==> flow/design.v <==
module cla_adder(input c_in, input [3:0] A, B, output [3:0] Output, output c_out);
wire [3:0] prop,gen,carry;
assign carry[0]=c_in;
assign gen[0]=A[0]&B[0];
assign prop[0]=A[0]|B[0];
assign carry[1]=(carry[0]&prop[0])|gen[0];
assign Output[0]=A[0]^B[0]^carry[0];
assign gen[1]=A[1]&B[1];
assign prop[1]=A[1]|B[1];
assign carry[2]=(carry[1]&prop[1])|gen[1];
assign Output[1]=A[1]^B[1]^carry[1];
assign gen[2]=A[2]&B[2];
assign prop[2]=A[2]|B[2];
assign carry[3]=(carry[2]&prop[2])|gen[2];
assign Output[2]=A[2]^B[2]^carry[2];
assign gen[3]=A[3]&B[3];
assign prop[3]=A[3]|B[3];
assign c_out=(carry[3]&prop[3])|gen[3];
assign Output[3]=A[3]^B[3]^carry[3];
endmodule
module ones_compliment (
    input [7:0] A,  
    output [7:0] Output
   );
assign Output[0]=A[0]^1;
assign Output[1]=A[1]^1;
assign Output[2]=A[2]^1;
assign Output[3]=A[3]^1;
assign Output[4]=A[4]^1;
assign Output[5]=A[5]^1;
assign Output[6]=A[6]^1;
assign Output[7]=A[7]^1;
endmodule
module twos_compliment (
    input [7:0] A,   
    output [7:0] Output  
   );
wire c_out,c_out2;
wire [7:0] temp_value;
ones_compliment COMPLIMENT1(.A(A),.Output(temp_value));
cla_adder ADDER1(.c_in(1'b0), .A(temp_value[3:0]), .B(4'd1), .Output(Output[3:0]), .c_out(c_out));
cla_adder ADDER2(.c_in(1'b0), .A(temp_value[7:4]), .B({3'd0,c_out}), .Output(Output[7:4]), .c_out(c_out2));
endmodule
module ripple_cla( input c_in, input [7:0] A, B, output [7:0] Output, output c_out);
wire temp_c;
wire [7:0] D;
assign D[0]=B[0]^c_in;
assign D[1]=B[1]^c_in;
assign D[2]=B[2]^c_in;
assign D[3]=B[3]^c_in;
assign D[4]=B[4]^c_in;
assign D[5]=B[5]^c_in;
assign D[6]=B[6]^c_in;
assign D[7]=B[7]^c_in;
cla_adder CLA1(.c_in(c_in),.c_out(temp_c),.A(A[3:0]),.B(D[3:0]),.Output(Output[3:0]));
cla_adder CLA2(.c_in(temp_c),.c_out(c_out),.A(A[7:4]),.B(D[7:4]),.Output(Output[7:4]));
endmodule
module ripple_cla16(input c_in, input [15:0] A, B, output [15:0] Output, output c_out);
wire temp1_c,temp2_c,temp3_c;
wire [15:0] D;
assign D[0]=B[0]^c_in;
assign D[1]=B[1]^c_in;
assign D[2]=B[2]^c_in;
assign D[3]=B[3]^c_in;
assign D[4]=B[4]^c_in;
assign D[5]=B[5]^c_in;
assign D[6]=B[6]^c_in;
assign D[7]=B[7]^c_in;
assign D[8]=B[8]^c_in;
assign D[9]=B[9]^c_in;
assign D[10]=B[10]^c_in;
assign D[11]=B[11]^c_in;
assign D[12]=B[12]^c_in;
assign D[13]=B[13]^c_in;
assign D[14]=B[14]^c_in;
assign D[15]=B[15]^c_in;
cla_adder CLA1(.c_in(c_in),.c_out(temp1_c),.A(A[3:0]),.B(D[3:0]),.Output(Output[3:0]));
cla_adder CLA2(.c_in(temp1_c),.c_out(temp2_c),.A(A[7:4]),.B(D[7:4]),.Output(Output[7:4]));
cla_adder CLA3(.c_in(temp2_c),.c_out(temp3_c),.A(A[11:8]),.B(D[11:8]),.Output(Output[11:8]));
cla_adder CLA4(.c_in(temp3_c),.c_out(c_out),.A(A[15:12]),.B(D[15:12]),.Output(Output[15:12]));
endmodule
module booth_multiplier (
	input clk,  
	input en,  
	input [7:0] A,B,
	output [15:0] Output
);
reg [15:0] posA, negA;
reg [7:0] tempB;
wire [7:0] compA;
reg prev;
wire c_out1, c_out2;
wire [15:0] posOutput, negOutput;
reg [15:0] temp_Output;
function [7:0] sign;  
  input [7:0] A;
  input [7:0] B;
  if(A[7]==B[7])
    sign=0;
  else
    sign=1;
endfunction
function [7:0] absolute_value;  
  input [7:0] input_value;
  if(input_value>8'd127)
    absolute_value=9'd256-input_value;
  else
    absolute_value=input_value;
endfunction
assign Output=(sign(A,B)==1)?(17'd65536-temp_Output):temp_Output;
always @(posedge clk)
begin
  if(en==1)
  begin
    if(tempB[0]==1 & prev==0)
      temp_Output<=posOutput;
    else if(tempB[0]==0 & prev==1)
      temp_Output<=negOutput;
    prev<=tempB[0];
    posA<=(posA<<1);  
    negA<=(negA<<1);  
    tempB<=(tempB>>1);  
  end
  else
    begin
      posA<={8'd0,absolute_value(A)};
      negA<={8'b11111111,compA};
      tempB<=absolute_value(B);
      prev<=1'b0;
      temp_Output<=16'd0;
    end
end
twos_compliment COMPLIMENT1(.A(absolute_value(A)), .Output(compA));
ripple_cla16 CLA1(.c_in(1'b0), .A(temp_Output), .B(negA), .Output(posOutput), .c_out(c_out1));
ripple_cla16 CLA2(.c_in(1'b0), .A(temp_Output), .B(posA), .Output(negOutput), .c_out(c_out2));
endmodule
module display_module (
	input clk,  
	input rst,  
  	input [6:0] b1,b2,b3,b4,  
  	output output_o1,output_o2,output_o3,output_o4,
  	output [0:6] output_bcd
);
reg o1,o2,o3,o4;
reg [0:6] bcd;
reg [63:0] display_count; 
reg [63:0] count;  
assign output_o1=o1;
assign output_o2=o2;
assign output_o3=o3;
assign output_o4=o4;
assign output_bcd=bcd;
always @(posedge clk)
begin
	if(rst==1)
		count=0;
	else
		count=display_count+1;
	if(count%256<=60)
	begin
		o1<=1;
		o2<=1;
		o3<=1;
		o4<=0;
		bcd<=b4;
	end
	else if(count%256>60 & count%256<=120)
	begin
		o1<=1;
		o2<=1;
		o3<=0;
		o4<=1;
		bcd<=b3;
	end
	else if(count%256>120 & count%256<=180 )
	begin
		o1<=1;
		o2<=0;
		o3<=1;
		o4<=1;
		bcd<=b2;
	end
	else if(count%256>180 & count%256<=240 )
	begin
		o1<=0;
		o2<=1;
		o3<=1;
		o4<=1;
		bcd<=b1;
	end
	else if(count==240)
	begin
		count=0;
	end
	display_count<=count;
end
endmodule
module alu(input read,write,dig1,dig2,dig3,dig4,rst,clk,rev,exec,sign, output o1,o2,o3,o4, output [0:6] bcd);
localparam RESET=4'd0;
localparam IDLE=4'd1;
localparam ADDRESS=4'd2;
localparam DISPLAY=4'd3;
localparam WRITE=4'd4;
localparam EXECUTE=4'd5;
localparam DEBOUNCER_CONSTANT=32'b0111_1111_1111_1111_1111_1111_1111_1111;
localparam DEBOUNCER_CLOCK=10;
localparam OPERATOR=4'd1;
localparam OPERAND1=4'd2;
localparam OPERAND2=4'd3;
localparam ADD=4'd0;
localparam SUB=4'd1;
localparam MUL=4'd2;
localparam DIV=4'd3;
reg [3:0] state, location_state;  
reg [3:0] location_state_q;
reg [3:0] di1,di2,di3,di4,di5,add1,add2,add4;  
reg [3:0] di1_q,di2_q,di3_q,di4_q,di5_q,add1_q,add2_q,add4_q;
reg [6:0] b1,b2,b3,b4;  
reg [6:0] b1_q,b2_q,b3_q,b4_q;
reg [63:0] main_count; 
reg [63:0] main_count_q;
reg [31:0] debouncer4,debouncer3,debouncer2,debouncer1;  
reg [31:0] debouncer4_q,debouncer3_q,debouncer2_q,debouncer1_q;
reg [7:0] value, address;  
reg [7:0] value_q, address_q;
reg [31:0] temp_register;  
reg [31:0] temp_register_q;
reg mem_we;  
reg [31:0] mem_wdata;  
reg [31:0] memory[0:31];  
reg [7:0] temp_value,temp_display1,temp_display2;  
reg idle,address_read,mul_en;  
reg address_read_q,mul_en_q;
reg sign_1, sign_2; 
reg sign_1_q, sign_2_q;
wire temp_c_sub,temp_c_add;  
wire [7:0] add_output,sub_output;  
wire [15:0] mul_output, div_output;
function [6:0] bcd_number;  
	input reg [3:0] d;
	case (d)
		4'd0:bcd_number=7'b0000001;
		4'd1:bcd_number=7'b1001111;
		4'd2:bcd_number=7'b0010010;
		4'd3:bcd_number=7'b0000110;
		4'd4:bcd_number=7'b1001100;
		4'd5:bcd_number=7'b0100100;
		4'd6:bcd_number=7'b0100000;
		4'd7:bcd_number=7'b0001111;
		4'd8:bcd_number=7'b0000000;
		4'd9:bcd_number=7'b0001100;
		4'd10:bcd_number=7'b0001000;
		4'd11:bcd_number=7'b1100000;
		4'd12:bcd_number=7'b0110001;
		4'd13:bcd_number=7'b1000010;
		4'd14:bcd_number=7'b0110000;
		4'd15:bcd_number=7'b0111000;
		default:bcd_number=7'b1111111;
	endcase
endfunction
function [6:0] bcd_operator;  
	input reg [3:0] d;
	case (d)
		ADD:bcd_operator=7'b0001000;
		SUB:bcd_operator=7'b0100100;
		MUL:bcd_operator=7'b0011000;
		DIV:bcd_operator=7'b1000010;
		default:bcd_operator=7'b1111111;
	endcase
endfunction
function [7:0] absolute_value;  
	input [7:0] input_value;
	if(input_value>8'd127)
		absolute_value=9'd256-input_value;
	else
		absolute_value=input_value;
endfunction
always @(*)
begin
	if (rst==1)
		state=RESET;
	else if(idle==1)
		state=IDLE;
	else if(address_read_q==1 & exec==1)
		state=EXECUTE;
	else if(address_read_q==1 & read==1)
		state=DISPLAY;
	else if (address_read_q==1 & write==1)
		state=WRITE;
	else if (read==1 | write==1 | exec==1)
		state=ADDRESS;
	else
		state=IDLE;
end
always @(posedge clk)
begin
	if(read==1 | write==1 | rst==1 | exec==1)
		idle<=0;
	else
		idle<=1;
end
always @(*)
begin
	mul_en=mul_en_q;address_read=address_read_q;
	location_state=location_state_q;
	address=address_q;value=value_q;
	di1=di1_q;di2=di2_q;di3=di3_q;di4=di4_q;di5=di5_q;add1=add1_q;add2=add2_q;add4=add4_q;
	b1=b1_q;b2=b2_q;b3=b3_q;b4=b4_q;
	main_count=main_count_q;
	debouncer1=debouncer1_q;debouncer2=debouncer2_q;debouncer3=debouncer3_q;debouncer4=debouncer4_q;
	temp_register=temp_register_q;
	sign_1=sign_1_q;sign_2=sign_2_q;
	temp_value=0;temp_display1=0;temp_display2=0;
	mem_we=0;mem_wdata=0;
	case(state)
		RESET:
			begin
				mul_en=0;address_read=0;
				location_state=RESET;
				address=0;value=0;  
				main_count=0;temp_register=0;sign_1=1;sign_2=1;
				debouncer1=0;debouncer2=0;debouncer3=0;debouncer4=0;
				di1=0;di2=0;di3=0;di4=0;di5=0;add1=0;add2=0;add4=0;  
				b4=7'b0110001;	 
				b3=7'b1110001;	 
				b2=7'b0110000;	 
				b1=7'b1101010;	 
			end
		IDLE:
			begin
				mul_en=0;address_read=0;
				location_state=RESET;
				b4=7'b1001111;	 
				b3=7'b1000010;	 
				b2=7'b1110001;	 
				b1=7'b0110000;	 
			end
		ADDRESS:
			begin
				main_count=main_count+1;
				if(main_count==DEBOUNCER_CLOCK)
				begin
					debouncer1=(debouncer1<<1)+dig1;
					debouncer2=(debouncer2<<1)+dig2;
					debouncer4=(debouncer4<<1)+dig4;
					if(debouncer4==DEBOUNCER_CONSTANT)
					begin
						address_read=1;
						address={add2,add1};  
					end
					else
					begin
						if(debouncer1==DEBOUNCER_CONSTANT)
						begin
							if(rev==0) 
								add1=(add1+1)%16;
							else
								add1=(add1-1)%16;
						end
						if(debouncer2==DEBOUNCER_CONSTANT)
						begin
							if(rev==0) 
								add2=(add2+1)%2;
							else
								add2=(add2-1)%2;
						end
					end
					main_count=0;
					b4=7'b0001000;	 
					b3=7'b1000010;	 
					b2=bcd_number(add2);
					b1=bcd_number(add1);
				end
			end
		EXECUTE:
			begin
				temp_register=memory[address_q];
				case(temp_register[3:0])
					ADD:
						begin
							temp_value=absolute_value(add_output);
							if(temp_register[15]==0 & temp_register[23]==0 & add_output[7]==1)
							begin
								b3=7'b1111111; 
								b2=7'b1111111; 
								b1=7'b1100010;  
							end
							else if(temp_register[15]==1 & temp_register[23]==1 & add_output[7]==0)
							begin
								b3=7'b1111111; 
								b2=7'b1111111; 
								b1=7'b1100011;  
							end
							else
							begin
								if(temp_value!=add_output)
									b3=7'b1111110;  
								else
									b3=7'b1111111; 
								b4=7'b1110110;  
								b2=bcd_number(temp_value[7:4]);
								b1=bcd_number(temp_value[3:0]);
							end
						end
					SUB:
						begin
							temp_value=absolute_value(sub_output);
							if(temp_register[15]==0 & temp_register[23]==1 & sub_output[7]==1)
							begin
								b3=7'b1111111; 
								b2=7'b1111111; 
								b1=7'b1100010;  
							end
							else if(temp_register[15]==1 & temp_register[23]==0 & sub_output[7]==0)
							begin
								b3=7'b1111111; 
								b2=7'b1111111; 
								b1=7'b1100011;  
							end
							else
							begin
								if(temp_value!=sub_output)
									b3=7'b1111110;  
								else
									b3=7'b1111111; 
								b4=7'b1110110;  
								b2=bcd_number(temp_value[7:4]);
								b1=bcd_number(temp_value[3:0]);
							end
						end
					MUL:
						begin
							mul_en=1;
							b4=bcd_number(mul_output[15:12]);
							b3=bcd_number(mul_output[11:8]);
							b2=bcd_number(mul_output[7:4]);
							b1=bcd_number(mul_output[3:0]);
						end
					DIV:
						begin
							b2=bcd_number(div_output[7:4]);
							b1=bcd_number(div_output[3:0]);
						end
					default:
						begin
							b4=7'b1110110;  
							b2=7'b1111110;  
							b1=7'b1111110;  
						end
				endcase
			end
		WRITE:
			begin
				main_count=main_count+1;
				if(main_count==DEBOUNCER_CLOCK)
				begin
					debouncer1=(debouncer1<<1)+dig1;
					debouncer2=(debouncer2<<1)+dig2;
					debouncer3=(debouncer3<<1)+dig3;
					debouncer4=(debouncer4<<1)+dig4;
					if(location_state==RESET)
						location_state=OPERATOR;
					if(debouncer4==DEBOUNCER_CONSTANT)
					begin
						location_state=location_state+1;
						if(location_state>=4)
						begin
							if(sign_1==0)
								temp_display1 = 9'd256-{di3,di2};
							else
								temp_display1={di3,di2};
							if(sign_2==0)
								temp_display2 = 9'd256-{di5,di4};
							else
								temp_display2={di5,di4};
							mem_we=1;
							mem_wdata={8'd0,temp_display2,temp_display1,4'd0,di1};
							address_read=0;
							location_state=RESET;
						end
					end
					else
					begin
						if (location_state==OPERATOR)
						begin
							if(debouncer1==DEBOUNCER_CONSTANT)
							begin
								if(rev==0) 
									di1=(di1+1)%4;
								else
									di1=(di1-1)%4;
							end
						end
						else if(location_state==OPERAND1)
						begin
							sign_1=sign;
							if(debouncer1==DEBOUNCER_CONSTANT)
							begin
								if(rev==0) 
									di2=(di2+1)%16;
								else
									di2=(di2-1)%16;
							end
							if(debouncer2==DEBOUNCER_CONSTANT)
							begin
								sign_1=sign;
								if(rev==0) 
									di3=(di3+1)%8;
								else
									di3=(di3-1)%8;
							end
						end
						else if(location_state==OPERAND2)
						begin
							if(debouncer1==DEBOUNCER_CONSTANT)
							begin
								sign_2=sign;
								if(rev==0) 
									di4=(di4+1)%16;
								else
									di4=(di4-1)%16;
							end
							if(debouncer2==DEBOUNCER_CONSTANT)
							begin
								sign_2=sign;
								if(rev==0) 
									di5=(di5+1)%8;
								else
									di5=(di5-1)%8;
							end
						end
					end
					main_count=0;
					if(location_state==OPERATOR)
					begin
						b4=7'b1100010;  
						b3=7'b0011000;  
						b2=7'b1111111; 
						b1=bcd_operator(di1);
					end
					else if (location_state==OPERAND1)
					begin
						b4=7'b1001111;  
						if(sign)
							b3=7'b1111111;  
						else
							b3=7'b1111110;  
						b2=bcd_number(di3);
						b1=bcd_number(di2);
					end
					else if (location_state==OPERAND2)
					begin
						b4=7'b0010010;  
						if(sign)
							b3=7'b1111111;  
						else
							b3=7'b1111110;  
						b2=bcd_number(di5);
						b1=bcd_number(di4);
					end
					else
					begin
						b4=7'b1111110;  
						b3=7'b1111110;  
						b2=7'b1111110;  
						b1=7'b1111110;  
					end
				end
			end
		DISPLAY:
			begin
				main_count=main_count+1;
				if(main_count==DEBOUNCER_CLOCK)
				begin
					debouncer1=(debouncer1<<1)+dig1;
					debouncer2=(debouncer2<<1)+dig2;
					debouncer3=(debouncer3<<1)+dig3;
					debouncer4=(debouncer4<<1)+dig4;
					if(debouncer4==DEBOUNCER_CONSTANT)
					begin
						address_read=0;
						location_state=RESET;
					end
					else
					begin
						if(debouncer1==DEBOUNCER_CONSTANT)
							location_state=OPERATOR;
						if(debouncer2==DEBOUNCER_CONSTANT)
							location_state=OPERAND1;
						if(debouncer3==DEBOUNCER_CONSTANT)
							location_state=OPERAND2;
					end
					main_count=0;
					temp_register=memory[address_q];
					if(location_state==OPERATOR)
					begin
						b4=7'b1100010;  
						b3=7'b0011000;  
						b2=7'b1111111; 
						b1=bcd_operator(temp_register[3:0]);
					end
					else if (location_state==OPERAND1)
					begin
						temp_value=absolute_value(temp_register[15:8]);
						b4=7'b1001111;  
						if(temp_value!=temp_register[15:8])
							b3=7'b1111110;  
						else
							b3=7'b1111111; 
						b2=bcd_number(temp_value[7:4]);
						b1=bcd_number(temp_value[3:0]);
					end
					else if (location_state==OPERAND2)
					begin
						temp_value=absolute_value(temp_register[23:16]);
						b4=7'b0010010;  
						if(temp_value!=temp_register[23:16])
							b3=7'b1111110;  
						else
							b3=7'b1111111; 
						b2=bcd_number(temp_value[7:4]);
						b1=bcd_number(temp_value[3:0]);
					end
					else
					begin
						b4=7'b1000010;	 
						b3=7'b1001111;	 
						b2=7'b0100100;	 
						b1=7'b0011000;	 
					end
				end
			end
	endcase
end
always @(posedge clk)
begin
	mul_en_q<=mul_en;address_read_q<=address_read;
	location_state_q<=location_state;
	address_q<=address;value_q<=value;
	di1_q<=di1;di2_q<=di2;di3_q<=di3;di4_q<=di4;di5_q<=di5;add1_q<=add1;add2_q<=add2;add4_q<=add4;
	b1_q<=b1;b2_q<=b2;b3_q<=b3;b4_q<=b4;
	main_count_q<=main_count;
	debouncer1_q<=debouncer1;debouncer2_q<=debouncer2;debouncer3_q<=debouncer3;debouncer4_q<=debouncer4;
	temp_register_q<=temp_register;
	sign_1_q<=sign_1;sign_2_q<=sign_2;
	if(mem_we)
		memory[address_q]<=mem_wdata;
end
assign div_output=16'd0;
ripple_cla RIPPLE_CLA1(.c_in(1'b0), .c_out(temp_c_add), .A(temp_register_q[15:8]), .B(temp_register_q[23:16]), .Output(add_output));
ripple_cla RIPPLE_CLA2(.c_in(1'b1), .c_out(temp_c_sub), .A(temp_register_q[15:8]), .B(temp_register_q[23:16]), .Output(sub_output));
booth_multiplier BOOTH(.clk(clk), .A(temp_register_q[15:8]), .B(temp_register_q[23:16]), .en(mul_en_q), .Output(mul_output));
display_module DISPLAY1(.clk(clk), .rst(rst), .b1(b1_q), .b2(b2_q), .b3(b3_q), .b4(b4_q), .output_bcd(bcd), .output_o1(o1), .output_o2(o2), .output_o3(o3), .output_o4(o4));
endmodule
---- Step by step through the tools: alu ----
Tool output for the design above, in the order of the flow.
Lines are those of the file above, counted from 1.
Library cell names are shortened.
A cell with n/a has no value.
design
  top ..................................... alu
  clock input ............................. clk
  library ................................. sky130hd
  timing corner ........................... tt_025C_1v80

---- After elaboration ----
Counts by Yosys on the flattened word-level netlist (proc, flatten, opt, wreduce; memories kept). Print and check cells are left out.
Yosys's memory passes give these memory sizes; they may raise the number of words (mostly to a power of two), join words into wider ones and drop unused or constant bits.
storage and ports
  memories ................................ 21
  word width x clocked read ports ......... 32
  RAM bits ................................ 1024
  bits in read-only memories .............. 2240
  register bits ........................... 413
  output and inout bits ................... 11
  input port bits ......................... 11
memory list
  name             depth  bits a word  read ports  write ports  RTL line  RTL
  memory           32     32           1           1            230       reg [31:0] memory[0:31];
  (no name shown)  16     7            1           0            241       case (d)
  (no name shown)  16     7            1           0            241
  (no name shown)  16     7            1           0            241
  (no name shown)  16     7            1           0            241
  (no name shown)  16     7            1           0            241
Memories not listed: 15.
operators by class
  multiplexer cells ....................... 243
  reductions and logical operators ........ 36
  magnitude comparators ................... 14
  equality and inequality tests ........... 54
  add/sub/neg operators ................... 30
  bitwise operators ....................... 312
operator list
  cell                                         number
  2-to-1 mux 64 bit                            7
  2-to-1 mux 7 bit                             51
  2-to-1 mux 4 bit                             64
  case mux 31 bit (select 2 bit)               4
  2-to-1 mux 8 bit                             23
  case mux 7 bit (select 6 bit)                4
  case mux 7 bit (select 4 bit)                5
  adder 32 x 1 -> 32 bit                       4
  == test 32 x 31 -> 1 bit with constant B     4
  adder 64 x 1 -> 64 bit with constant B       2
  case mux 64 bit (select 2 bit)               1
  2-to-1 mux 31 bit                            4
  2-to-1 mux 24 bit                            5
  bitwise AND 1 bit                            105
  XOR 1 bit                                    98
  bitwise OR 1 bit                             86
  case mux 24 bit (select 3 bit)               1
  subtractor 1 x 8 -> 8 bit with constant A    8
  == test 64 x 4 -> 1 bit with constant B      1
  == test 64 x 8 -> 1 bit with constant B      1
  > comparator 8 x 7 -> 1 bit with constant B  7
  case mux 4 bit (select 2 bit)                7
  == test 4 x 2 -> 1 bit with constant B       12
  2-to-1 mux 16 bit                            3
  2-to-1 mux 1 bit                             41
  inequality test 8 bit                        4
  2-to-1 mux 32 bit                            1
  inequality test 2 bit with constant B        14
Not listed: further kinds 46, cells in them 122.

---- Logic depth ----
Depth = most cells in a row (Yosys ltp): at word level without a register or memory, in the mapped netlist without a sequential cell, where the memories' decode and read muxes count.
logic depth
  depth after elaboration ................. 32
  ABC_AREA ................................ 0
  mapped depth ............................ 25
  depth with buffers taken out ............ 24

---- Synthesis result ----
Source: synth_stat.txt of the flow (Yosys; design flattened, memories mapped). It holds for the ABC_AREA given above (unset counts as 0); a run with the other value may have another netlist.
synthesis totals
  mapped flip-flops ....................... 994
  synthesis area .......................... 49661.4 sq um
  mapped cells ............................ 3756
  buffer cells ............................ 200
cells by type
  cell type  number
  edfxtp_1   920
  mux4_2     155
  ha_1       124
  dfxtp_1    74
  mux2i_1    106
  nor2_1     268
  xnor2_1    114
  and2_1     149
  fa_1       43
  nand2_1    222
  o21ai_0    153
  xor2_1     67
  a21oi_1    109
  clkbuf_1   137
  nand3_1    100
  inv_1      120
  nand4_1    68
  nor3_1     78
Other cell types: 77; their cells: 749.
By module: a second synthesis without flattening, with its own total; a netlist apart from the flattened one above.
unflattened totals
  cells (unflattened synthesis) ........... 3993
  area total of the unflattened synthesis .. 50780.0 sq um
Rows give one instance, submodules left out.
modules
  module            cells  times used  area (sq um)
  alu               3339   1           44914.3
  booth_multiplier  269    1           2576.2
  cla_adder         14     14          117.6
  display_module    125    1           1099.8
  ripple_cla16      18     2           171.4
  ripple_cla        9      2           81.3
  ones_compliment   8      1           30.0
  twos_compliment   2      1           7.5

---- Worst setup path after synthesis ----
Source: OpenSTA report_checks on the synthesized netlist (no wires, ideal clock, input and output delay 20% of the period each), path of least setup slack; recovery checks are left aside. Register names are those of the netlist, which keeps one name where synthesis merged equal registers.
timing path after synthesis
  kind .................................... flip-flop to flip-flop
  start point ............................. register BOOTH.temp_Output[0]
  end point ............................... register BOOTH.temp_Output[15]
  period .................................. 10.0 ns
  buffers on the path ..................... 0
  driving pins on the path ................ 21
  launch time at the first pin ............ 0.000 ns
  path delay .............................. 7.536 ns
  slack ................................... 2.464 ns
  data arrival time ....................... 7.421 ns
  required time ........................... 9.885 ns
  synthesis period reached ................ 7.536 ns
"path delay" = arrival - input delay + setup time.
"driving pins on the path": output pins that drive a net of the path, with the launching flip-flop's if there is one; two outputs of one cell count as two.
"synthesis period reached" = period - worst setup slack (recovery checks aside). The figure is calculated, with input and output delays left at 20% of the set period.
Between the ends stands the longest chain of elaborated cells between them, by number of cells; it is not shown to be the way that was timed. Of several equally long chains one is given.
Each line given opens the expression or statement behind the cell; cells for indexed reads and writes are added by Yosys, which also makes memories of some case tables.
A register here has more assigning lines than the two given.
between the ends, after synthesis
  cells stage by stage .................... dfxtp_1 -> ha_1 -> maj3_1 -> fa_1 -> fa_1 -> fa_1 -> fa_1 -> fa_1 -> fa_1 -> fa_1 -> fa_1 -> fa_1 -> fa_1 -> fa_1 -> fa_1 -> fa_1 -> xor2_1 -> nor2_1 -> a211oi_1 -> xor2_1 -> and2_1
  length of the longest elaborated chain .. 32
  elaborated cells between the ends (all ways) .. 61
  those cells by class .................... 2 x mux; 59 x logic
ends and longest elaborated chain, after synthesis
  element            RTL line  RTL
  from (decl)        94        reg [15:0] temp_Output;
  from (assign)      116       temp_Output<=posOutput;
  from (assign)      118       temp_Output<=negOutput;
  bitwise AND 1 bit  4         assign gen[0]=A[0]&B[0];
  bitwise AND 1 bit  10        assign carry[2]=(carry[1]&prop[1])|gen[1];
  bitwise OR 1 bit   10
  bitwise AND 1 bit  14        assign carry[3]=(carry[2]&prop[2])|gen[2];
  bitwise OR 1 bit   14
  bitwise AND 1 bit  18        assign c_out=(carry[3]&prop[3])|gen[3];
  bitwise OR 1 bit   18
  [... 18 more ...]  n/a
  bitwise AND 1 bit  10
  bitwise OR 1 bit   10
  bitwise AND 1 bit  14
  bitwise OR 1 bit   14
  XOR 1 bit          19        assign Output[3]=A[3]^B[3]^carry[3];
  2-to-1 mux 16 bit  117       else if(tempB[0]==0 & prev==1)
  2-to-1 mux 16 bit  115       if(tempB[0]==1 & prev==0)
  to (assign)        116
  to (assign)        118
  to (decl)          94

---- Timing after layout ----
From the final timing report of record 2: the path of least setup slack in the routed layout; clock arrival at registers is part of the times.
timing path post-layout
  kind .................................... flip-flop to flip-flop
  start point ............................. register BOOTH.temp_Output[0]
  end point ............................... register BOOTH.temp_Output[15]
  launch time at the first pin ............ 0.73 ns
  driving pins on the path ................ 21
  period .................................. 12.2 ns
  data arrival time ....................... 8.71 ns
  required time ........................... 12.82 ns
  buffers on the path ..................... 0
  slack ................................... 4.11 ns
Between the ends stands the longest chain of elaborated cells between them, by number of cells; it is not shown to be the way that was timed. Of several equally long chains one is given.
A register here has more assigning lines than the two given.
between the ends, post-layout
  cells stage by stage .................... dfxtp_1 -> ha_1 -> maj3_1 -> fa_1 -> fa_1 -> fa_1 -> fa_1 -> fa_1 -> fa_1 -> fa_1 -> fa_1 -> fa_1 -> fa_1 -> fa_1 -> fa_1 -> fa_1 -> xor2_1 -> nor2_1 -> a211oi_1 -> xor2_1 -> and2_1
  length of the longest elaborated chain .. 32
  elaborated cells between the ends (all ways) .. 61
  those cells by class .................... 2 x mux; 59 x logic
ends and longest elaborated chain, post-layout
  element            RTL line  RTL
  from (decl)        94        reg [15:0] temp_Output;
  from (assign)      116       temp_Output<=posOutput;
  from (assign)      118       temp_Output<=negOutput;
  bitwise AND 1 bit  4         assign gen[0]=A[0]&B[0];
  bitwise AND 1 bit  10        assign carry[2]=(carry[1]&prop[1])|gen[1];
  bitwise OR 1 bit   10
  bitwise AND 1 bit  14        assign carry[3]=(carry[2]&prop[2])|gen[2];
  bitwise OR 1 bit   14
  bitwise AND 1 bit  18        assign c_out=(carry[3]&prop[3])|gen[3];
  bitwise OR 1 bit   18
  [... 18 more ...]  n/a
  bitwise AND 1 bit  10
  bitwise OR 1 bit   10
  bitwise AND 1 bit  14
  bitwise OR 1 bit   14
  XOR 1 bit          19        assign Output[3]=A[3]^B[3]^carry[3];
  2-to-1 mux 16 bit  117       else if(tempB[0]==0 & prev==1)
  2-to-1 mux 16 bit  115       if(tempB[0]==1 & prev==0)
  to (assign)        116
  to (assign)        118
  to (decl)          94

==> results <==
alu through Yosys and OpenROAD on sky130hd: 3 stored runs, unordered, with their settings and measured results. The constraints put input and output delay at 20% of the set period each and load the outputs with 0.01 pF.
"achieved clock period (ns)" is the run's clock period less its worst setup slack. It is reckoned from that one timing run; input and output delays stay at 20% of the period that was set.

Flow files of record 1
==> flow/run.sh <==
#!/bin/bash
# the make line also repeats the synthesis and layout settings of config.mk as NAME=value (left out here)
make -C /OpenROAD-flow-scripts/flow DESIGN_CONFIG=/design/flow/config.mk WORK_HOME=/design/flow/orfs CLKGATE_MAP_FILE= finish
==> flow/config.mk <==
export PLATFORM = sky130hd
export DESIGN_NAME = alu
export DESIGN_NICKNAME = alu
export VERILOG_FILES = /design/flow/design.v
export SDC_FILE = /design/flow/constraint.sdc
export NUM_CORES = 4
export LEC_CHECK = 0
export ABC_AREA = 0
export CAP_MARGIN = 10
export CELL_PAD_IN_SITES_DETAIL_PLACEMENT = 1
export CORE_MARGIN = 5
export CORE_UTILIZATION = 68
export CTS_CLUSTER_DIAMETER = 149
export GPL_ROUTABILITY_DRIVEN = 0
export GPL_TIMING_DRIVEN = 0
export HOLD_SLACK_MARGIN = 0.01
export MAX_ROUTING_LAYER = met5
export MIN_ROUTING_LAYER = met2
export PLACE_DENSITY_LB_ADDON = 0.0
export SLEW_MARGIN = 20
export TNS_END_PERCENT = 75
==> flow/constraint.sdc <==
create_clock -name core_clock -period 12.2 [get_ports {clk}]
set_input_delay 2.4400 -clock core_clock [delete_from_list [all_inputs] [get_ports {clk}]]
set_output_delay 2.4400 -clock core_clock [all_outputs]
set_load 0.01 [all_outputs]

report of record 1: did not finish, cts, DPL-0033

Flow files of record 2
==> flow/run.sh <==
#!/bin/bash
# the make line also repeats the synthesis and layout settings of config.mk as NAME=value (left out here)
make -C /OpenROAD-flow-scripts/flow DESIGN_CONFIG=/design/flow/config.mk WORK_HOME=/design/flow/orfs CLKGATE_MAP_FILE= finish
==> flow/config.mk <==
export PLATFORM = sky130hd
export DESIGN_NAME = alu
export DESIGN_NICKNAME = alu
export VERILOG_FILES = /design/flow/design.v
export SDC_FILE = /design/flow/constraint.sdc
export NUM_CORES = 4
export LEC_CHECK = 0
export ABC_AREA = 0
export CAP_MARGIN = 20
export CELL_PAD_IN_SITES_DETAIL_PLACEMENT = 1
export CORE_MARGIN = 2
export CORE_UTILIZATION = 40
export CTS_CLUSTER_DIAMETER = 149
export GPL_ROUTABILITY_DRIVEN = 1
export GPL_TIMING_DRIVEN = 1
export HOLD_SLACK_MARGIN = 0.01
export MAX_ROUTING_LAYER = met5
export MIN_ROUTING_LAYER = met2
export PLACE_DENSITY = 0.83
export SLEW_MARGIN = 20
export TNS_END_PERCENT = 75
==> flow/constraint.sdc <==
create_clock -name core_clock -period 12.2 [get_ports {clk}]
set_input_delay 2.4400 -clock core_clock [delete_from_list [all_inputs] [get_ports {clk}]]
set_output_delay 2.4400 -clock core_clock [all_outputs]
set_load 0.01 [all_outputs]

report of record 2
yosys chip area after synthesis (um^2): 49661.4
finish__design__die__area: 126989.0
finish__design__instance__utilization: 0.4459
finish__timing__setup__ws: 4.115
finish__timing__setup__tns: 0.000
finish__timing__hold__ws: 0.448
achieved clock period (ns): 8.085

Flow files of record 3
==> flow/run.sh <==
#!/bin/bash
# the make line also repeats the synthesis and layout settings of config.mk as NAME=value (left out here)
make -C /OpenROAD-flow-scripts/flow DESIGN_CONFIG=/design/flow/config.mk WORK_HOME=/design/flow/orfs CLKGATE_MAP_FILE= finish
==> flow/config.mk <==
export PLATFORM = sky130hd
export DESIGN_NAME = alu
export DESIGN_NICKNAME = alu
export VERILOG_FILES = /design/flow/design.v
export SDC_FILE = /design/flow/constraint.sdc
export NUM_CORES = 4
export LEC_CHECK = 0
export CAP_MARGIN = 20
export CORE_MARGIN = 2
export CORE_UTILIZATION = 45
export SLEW_MARGIN = 20
==> flow/constraint.sdc <==
create_clock -name core_clock -period 10.0 [get_ports {clk}]
set_input_delay 2.0000 -clock core_clock [delete_from_list [all_inputs] [get_ports {clk}]]
set_output_delay 2.0000 -clock core_clock [all_outputs]
set_load 0.01 [all_outputs]

report of record 3
yosys chip area after synthesis (um^2): 49661.4
finish__design__die__area: 113030.0
finish__design__instance__utilization: 0.5040
finish__timing__setup__ws: 2.013
finish__timing__setup__tns: 0.000
finish__timing__hold__ws: 0.427
achieved clock period (ns): 7.987
